==> flow/design.v <==
`default_nettype none
module toHex(
    input wire clk,
    input wire rst,
    input wire [3:0] value,
    output reg [7:0] hexChar
);
    always @(posedge clk) begin
        if (rst)
            hexChar <= "0";
        else
            hexChar <= (value <= 4'd9) ? 8'd48 + value : 8'd55 + value;
    end
endmodule
module flashNavigator
#(
  parameter STARTUP_WAIT = 32'd1000
)
(
    input wire clk,
    input wire rst,
    output reg flashClk,
    input wire flashMiso,
    output reg flashMosi,
    output reg flashCs,
    input wire [5:0] charAddress,
    output reg [7:0] charOutput,
    input wire btn1,
    input wire btn2
);
reg [23:0] readAddress;
localparam [7:0] command = 8'h03;
reg [7:0] currentByteOut;
reg [7:0] currentByteNum;
reg [255:0] dataIn;
reg [255:0] dataInBuffer;
localparam STATE_INIT_POWER = 8'd0;
localparam STATE_LOAD_CMD_TO_SEND = 8'd1;
localparam STATE_SEND = 8'd2;
localparam STATE_LOAD_ADDRESS_TO_SEND = 8'd3;
localparam STATE_READ_DATA = 8'd4;
localparam STATE_DONE = 8'd5;
reg [23:0] dataToSend;
reg [8:0] bitsToSend;
reg [32:0] counter;
reg [2:0] state;
reg [2:0] returnState;
reg dataReady;
always @(posedge clk) begin
if (rst) begin
  flashClk <= 0;
  flashMosi <= 0;
  flashCs <= 1;
  readAddress <= 0;
  currentByteOut <= 0;
  currentByteNum <= 0;
  dataIn <= 0;
  dataInBuffer <= 0;
  dataToSend <= 0;
  bitsToSend <= 0;
  counter <= 0;
  state <= 0;
  returnState <= 0;
  dataReady <= 0;
end
else
case (state)
  STATE_INIT_POWER: begin
    if (counter > STARTUP_WAIT && btn1 == 1 && btn2 == 1) begin
      state <= STATE_LOAD_CMD_TO_SEND;
      counter <= 32'b0;
      dataReady <= 0;
      currentByteNum <= 0;
      currentByteOut <= 0;
    end
    else
      counter <= counter + 1;
  end
  STATE_LOAD_CMD_TO_SEND: begin
      flashCs <= 0;
      dataToSend[23-:8] <= command;
      bitsToSend <= 8;
      state <= STATE_SEND;
      returnState <= STATE_LOAD_ADDRESS_TO_SEND;
  end
  STATE_SEND: begin
    if (counter == 32'd0) begin
      flashClk <= 0;
      flashMosi <= dataToSend[23];
      dataToSend <= {dataToSend[22:0],1'b0};
      bitsToSend <= bitsToSend - 1;
      counter <= 1;
    end
    else begin
      counter <= 32'd0;
      flashClk <= 1;
      if (bitsToSend == 0)
        state <= returnState;
    end
  end
  STATE_LOAD_ADDRESS_TO_SEND: begin
    dataToSend <= readAddress;
    bitsToSend <= 24;
    state <= STATE_SEND;
    returnState <= STATE_READ_DATA;
    currentByteNum <= 0;
  end
  STATE_READ_DATA: begin
    if (counter[0] == 1'd0) begin
      flashClk <= 0;
      counter <= counter + 1;
      if (counter[3:0] == 0 && counter > 0) begin
        dataIn[(currentByteNum << 3)+:8] <= currentByteOut;
        currentByteNum <= currentByteNum + 1;
        if (currentByteNum == 31)
          state <= STATE_DONE;
      end
    end
    else begin
      flashClk <= 1;
      currentByteOut <= {currentByteOut[6:0], flashMiso};
      counter <= counter + 1;
    end
  end
  STATE_DONE: begin
    dataReady <= 1;
    flashCs <= 1;
    dataInBuffer <= dataIn;
    counter <= STARTUP_WAIT;
    if (btn1 == 0) begin 
      readAddress <= readAddress + 24;
      state <= STATE_INIT_POWER;
    end
    else if (btn2 == 0) begin 
      readAddress <= readAddress - 24;
      state <= STATE_INIT_POWER;
    end
  end
  default: ;
endcase
end
wire [7:0] byteDisplayNumber;
wire lowerBit;
wire [7:0] hexCharOutput;
wire [3:0] currentHexVal;
reg [7:0] chosenByte;
wire [7:0] hexChar;
reg [3:0] addrNibble;
always @(*) begin
  case (4'd13 - charAddress[3:0])
    4'd0: addrNibble = readAddress[3:0];
    4'd1: addrNibble = readAddress[7:4];
    4'd2: addrNibble = readAddress[11:8];
    4'd3: addrNibble = readAddress[15:12];
    4'd4: addrNibble = readAddress[19:16];
    4'd5: addrNibble = readAddress[23:20];
    default: addrNibble = 4'd0;
  endcase
end
toHex hexConv(
clk,
rst,
addrNibble,
hexChar
);
always @(posedge clk) begin
if (rst) begin
  chosenByte <= 0;
  charOutput <= 0;
end
else begin
chosenByte <= dataInBuffer[(byteDisplayNumber << 3)+:8];
if (charAddress[5:4] == 2'b11) begin
  case (charAddress[3:0])
    0: charOutput <= "A";
    1: charOutput <= "d";
    2: charOutput <= "d";
    3: charOutput <= "r";
    4: charOutput <= ":";
    6: charOutput <= "0";
    7: charOutput <= "x";
    8,9,10,11,12,13: charOutput <= hexChar;
    15: charOutput <= dataReady ? " " : "L";
    default: charOutput <= " ";
  endcase
end
else
  charOutput <= hexCharOutput;
end
end
assign byteDisplayNumber = {3'b000, charAddress[5:1]};
assign lowerBit = charAddress[0];
assign currentHexVal = lowerBit ? chosenByte[3:0] : chosenByte[7:4];
toHex hexConvert(
clk,
rst,
currentHexVal,
hexCharOutput
);
endmodule
# Reports on flashNavigator
# Tool output for the design above, in the order of the flow.
# Line numbers count from 1 in the design file above.
# The mark -- stands for no value.
# setup
top,flashNavigator
clk_port,clk
lib,sky130hd
corner,tt_025C_1v80

# After elaboration
# Counts by Yosys on the flattened word-level netlist (proc, flatten, opt, wreduce; memories kept). Register bits leave out memories and registers merged into their read ports (data or address). Print and check cells are left out.
# op_classes
n_addsub,11
cmp,4
equal,35
shifts,3
mux,40
logic,4
reduce_logical,31
# ops
op,n
bitwise AND 256 bit,1
OR 256 bit,1
variable part select 256 x 9 -> 8 bit,1
NOT 256 bit,1
variable shift 8 x 33 -> 256 bit,1
variable shift 8 x 33 -> 256 bit with constant A,1
case mux 33 bit (select 4 bit),1
case mux 8 bit (select 8 bit),1
two-way mux 8 bit,8
case mux 8 bit (select 3 bit),2
two-way mux 24 bit,2
adder 33 x 1 -> 33 bit with constant B,1
> comparator 33 x 1 -> 1 bit with constant B,1
> comparator 33 x 10 -> 1 bit with constant B,1
zero test 33 bit,1
negator 8 -> 33 bit,1
two-way mux 33 bit,1
case mux 16 bit (select 2 bit),1
equality test 4 bit with constant B,7
adder 6 x 4 -> 7 bit with constant A,4
case mux 9 bit (select 3 bit),1
adder 24 x 5 -> 24 bit with constant B,1
subtractor 24 x 5 -> 24 bit with constant B,1
case mux 4 bit (select 6 bit),1
two-way mux 3 bit,8
equality test 4 x 3 -> 1 bit with constant B,5
!= test 2 bit with constant B,9
equality test 4 x 2 -> 1 bit with constant B,4
# Not listed: further kinds 35, cells in them 60.
# word_totals
regBits,660
input_bits,11
out_inout_bits,11
wordCells,147

# Logic depth
# Longest topological path by Yosys (ltp), each cell counted once; first at word level (registers and memories cut), then after technology mapping (sequential cells cut; the memories' decode and read muxes count).
# logic_depth
word_depth,5
abc_area,0
ltp_mapped,15
ltp_nobuf,12

# Synthesis result
# The flow's flattened synthesis, as Yosys stat reports it; memories are mapped. The netlist is that of the ABC_AREA named above (0 if unset); the other value can give another one.
# Totals and module areas in this step are rounded.
# types
type,n,area_total_um2
sky130_fd_sc_hd__dfxtp_1,650,1.3E+04
sky130_fd_sc_hd__nand2_1,754,2.83E+03
sky130_fd_sc_hd__a21oi_1,453,2.27E+03
sky130_fd_sc_hd__mux4_2,79,1.78E+03
sky130_fd_sc_hd__mux2i_1,154,1.54E+03
sky130_fd_sc_hd__nor2_1,300,1126.08
sky130_fd_sc_hd__clkbuf_1,205,769.488
sky130_fd_sc_hd__o21ai_0,152,760.73
sky130_fd_sc_hd__ha_1,31,387.872
sky130_fd_sc_hd__nand3_1,59,295.283
sky130_fd_sc_hd__xnor2_1,30,262.752
sky130_fd_sc_hd__xor2_1,20,175.168
sky130_fd_sc_hd__a311oi_1,16,140.134
sky130_fd_sc_hd__nor3_1,26,130.125
sky130_fd_sc_hd__a211oi_1,16,120.115
sky130_fd_sc_hd__buf_1,30,112.608
sky130_fd_sc_hd__inv_1,26,97.594
sky130_fd_sc_hd__a221oi_1,10,87.584
# Other cell types: 46; their cells: 157.
# synth_totals
mapped_cells,3168
synth_area_um2,27000
sequential_area_um2,13000
ffs,650
n_buf,238
# By module: a second synthesis without flattening, with its own total; a netlist apart from the flattened one above.
# unflattened
cells_unflattened,3099
hier_area_um2,28000
# Rows give one instance, submodules left out.
# modules
mod,n_inst,n_cells,mod_area_um2,mod_seq_area_um2
flashNavigator,1,3039,27000,13000
toHex,2,30,310,140

# Timing after synthesis
# Path of least setup slack by OpenSTA after synthesis, without wires, with an ideal clock, recovery checks aside; 20% of the period is set as input and as output delay. Where synthesis merged equal registers, the netlist keeps one of their names.
# synth_path
kind,in2reg
startpoint,input port charAddress[1]
endpoint,register hexConv.hexChar[5]
period_ns,10.0
input_delay_ns,2.000
setup_time_ns,0.117
launch_ns,2.000
arrival_ns,5.688
t_required_ns,9.883
setup_slack_ns,4.195
path_delay_ns,3.805
stages,15
path_buffers,3
period_less_setup_slack_ns,5.805
# "path_delay_ns" = arrival - input delay + setup time.
# "stages": output pins that drive a net of the path, with the launching flip-flop's if there is one; two outputs of one cell count as two.
# "period_less_setup_slack_ns" is the clock period less the worst setup slack; recovery checks do not enter. This is arithmetic on one report: input and output delays are still those of the set period (20% each).
# Between the ends stands the longest chain of elaborated cells between them, by number of cells; it is not shown to be the way that was timed. Of several equally long chains one is given.
# Each line given opens the expression or statement behind the cell; cells for indexed reads and writes are added by Yosys, which also makes memories of some case tables.
# synth_via
cell_sequence,sky130_fd_sc_hd__buf_1 > sky130_fd_sc_hd__clkbuf_1 > sky130_fd_sc_hd__buf_1 > sky130_fd_sc_hd__inv_1 > sky130_fd_sc_hd__ha_1 > sky130_fd_sc_hd__nor3b_1 > sky130_fd_sc_hd__a22oi_1 > sky130_fd_sc_hd__nand2_1 > sky130_fd_sc_hd__a221oi_1 > sky130_fd_sc_hd__inv_1 > sky130_fd_sc_hd__ha_1 > sky130_fd_sc_hd__or2_2 > sky130_fd_sc_hd__a21oi_1 > sky130_fd_sc_hd__nand2b_1 > sky130_fd_sc_hd__nand2b_1
elab_chain_len,5
cells_between,12
lines_between,2
cone_classes,add/sub: 3; compare: 1; eq/ne: 5; mux: 2; reduce/logical: 1
# synth_rtl
item,line_no,text
"start, declared",26,"input wire [5:0] charAddress,"
subtractor 4 bit,150,case (4'd13 - charAddress[3:0])
equality test 4 x 3 -> 1 bit,150,
case mux 4 bit (select 6 bit),150,
adder 6 x 4 -> 7 bit,12,hexChar <= (value <= 4'd9) ? 8'd48 + value : 8'd55 + value;
two-way mux 8 bit,12,
"end, assigned",10,"hexChar <= ""0"";"
"end, assigned",12,
"end, declared",6,output reg [7:0] hexChar

# Path in the finished layout
# Path of least setup slack in the final report of record 1 (OpenROAD, finished layout, wires in). Where an end is a register, its clock arrival counts in the times.
# layout_path
kind,in2reg
startpoint,input port btn1
endpoint,register readAddress[23]
period_ns,10.0
input_delay_ns,2.00
setup_time_ns,0.11
launch_ns,2.00
arrival_ns,5.38
t_required_ns,10.49
setup_slack_ns,5.11
stages,12
path_buffers,2
# Between the ends stands the longest chain of elaborated cells between them, by number of cells; it is not shown to be the way that was timed. Of several equally long chains one is given.
# At most two assigning lines are given for a register; there are more.
# layout_via
cell_sequence,sky130_fd_sc_hd__clkdlybuf4s50_1 > sky130_fd_sc_hd__buf_4 > sky130_fd_sc_hd__inv_1 > sky130_fd_sc_hd__fa_1 > sky130_fd_sc_hd__a211oi_1 > sky130_fd_sc_hd__o21bai_1 > sky130_fd_sc_hd__o211ai_1 > sky130_fd_sc_hd__a311oi_1 > sky130_fd_sc_hd__a41oi_1 > sky130_fd_sc_hd__mux2i_1 > sky130_fd_sc_hd__a21oi_1 > sky130_fd_sc_hd__mux2_2
elab_chain_len,2
cells_between,3
lines_between,1
cone_classes,eq/ne: 1; mux: 1; reduce/logical: 1
# layout_rtl
item,line_no,text
"start, declared",28,"input wire btn1,"
!= test 2 bit,--,
AND reduction 2 bit,--,
"end, assigned",131,readAddress <= readAddress + 24;
"end, assigned",135,readAddress <= readAddress - 24;
"end, declared",31,reg [23:0] readAddress;

# Design flashNavigator on sky130hd. What follows are 6 stored runs of the flow, each under its own settings; their order means nothing. The constraints put input and output delay at 20% of the set period each and load the outputs with 0.01 pF.
# "achieved_clock_period_ns": clock period set for the run, less the worst setup slack. It is reckoned from that one timing run; input and output delays stay at 20% of the period that was set.
# "timing.worst_path_ns" is the time allowed to the run's worst setup path (the clock period less input and output delay, where it has them) less its slack. Clock arrival times count: a late capture clock shortens it, a late launch clock lengthens it.
# By "fin_power_mw" is meant OpenSTA's value without simulated activity: inputs other than the clock are taken to toggle once in ten clock periods, and the tool carries that through the logic.
# The results are shown rounded.
# Among the settings, n/a means not set for that run.
# Among the results, n/a means that no value is shown for the run.
run,CELL_PAD_IN_SITES_GLOBAL_PLACEMENT,PLACE_DENSITY_LB_ADDON,period_ns,CAP_MARGIN,CORE_MARGIN,CORE_UTILIZATION,SLEW_MARGIN,ABC_AREA,CELL_PAD_IN_SITES_DETAIL_PLACEMENT,GPL_ROUTABILITY_DRIVEN,GPL_TIMING_DRIVEN,MAX_ROUTING_LAYER,CORE_ASPECT_RATIO,CTS_CLUSTER_DIAMETER,CTS_CLUSTER_SIZE,TNS_END_PERCENT,HOLD_SLACK_MARGIN,SETUP_SLACK_MARGIN,post_synth_area_um2,worstSetupSlack_ns,timing.worst_path_ns,timing.worst_path_kind,final_die_area_um2,worst_hold_slack_ns,utilization_frac,final_setup_tns_ns,achieved_clock_period_ns,post_route_stdcell_area_um2,fin_power_mw
record 1,2,0.05,10.0,20,2,40,20,n/a,n/a,n/a,n/a,n/a,n/a,n/a,n/a,n/a,n/a,n/a,27000,5.1,2.89,in2reg,70000,0.43,0.45,0.000,4.892,30000,5.4
record 2,n/a,0.03,3.5,15,2,72,0,1,2,1,1,met5,n/a,n/a,n/a,n/a,n/a,n/a,n/a,n/a,n/a,n/a,n/a,n/a,n/a,n/a,n/a,n/a,n/a
record 3,3,0.05,6.5,15,3,38,20,n/a,1,n/a,0,met4,1.49,204,99,70,n/a,n/a,27000,0.50,4.70,in2reg,74000,0.37,0.41,0.000,6.000,29000,5.8
record 4,3,0.05,6.5,15,4,40,20,n/a,1,n/a,0,n/a,n/a,127,89,n/a,n/a,n/a,27000,0.49,4.71,in2reg,72000,0.36,0.43,0.000,6.007,29000,6.2
record 5,1,0.23,5.97,25,10,33,15,0,1,0,n/a,met4,n/a,52,n/a,n/a,n/a,n/a,27000,1.5,3.26,in2reg,94000,0.40,0.38,0.000,4.451,31000,9.6
record 6,n/a,0.12,8.65,35,8,53,10,1,n/a,0,1,met5,1.1,n/a,56,100,-0.02,0.5,31000,4.3,4.30,reg2reg,66000,0.45,0.58,0.000,4.302,33000,7.8
# Record 2: no results, placement failed with DPL-0033
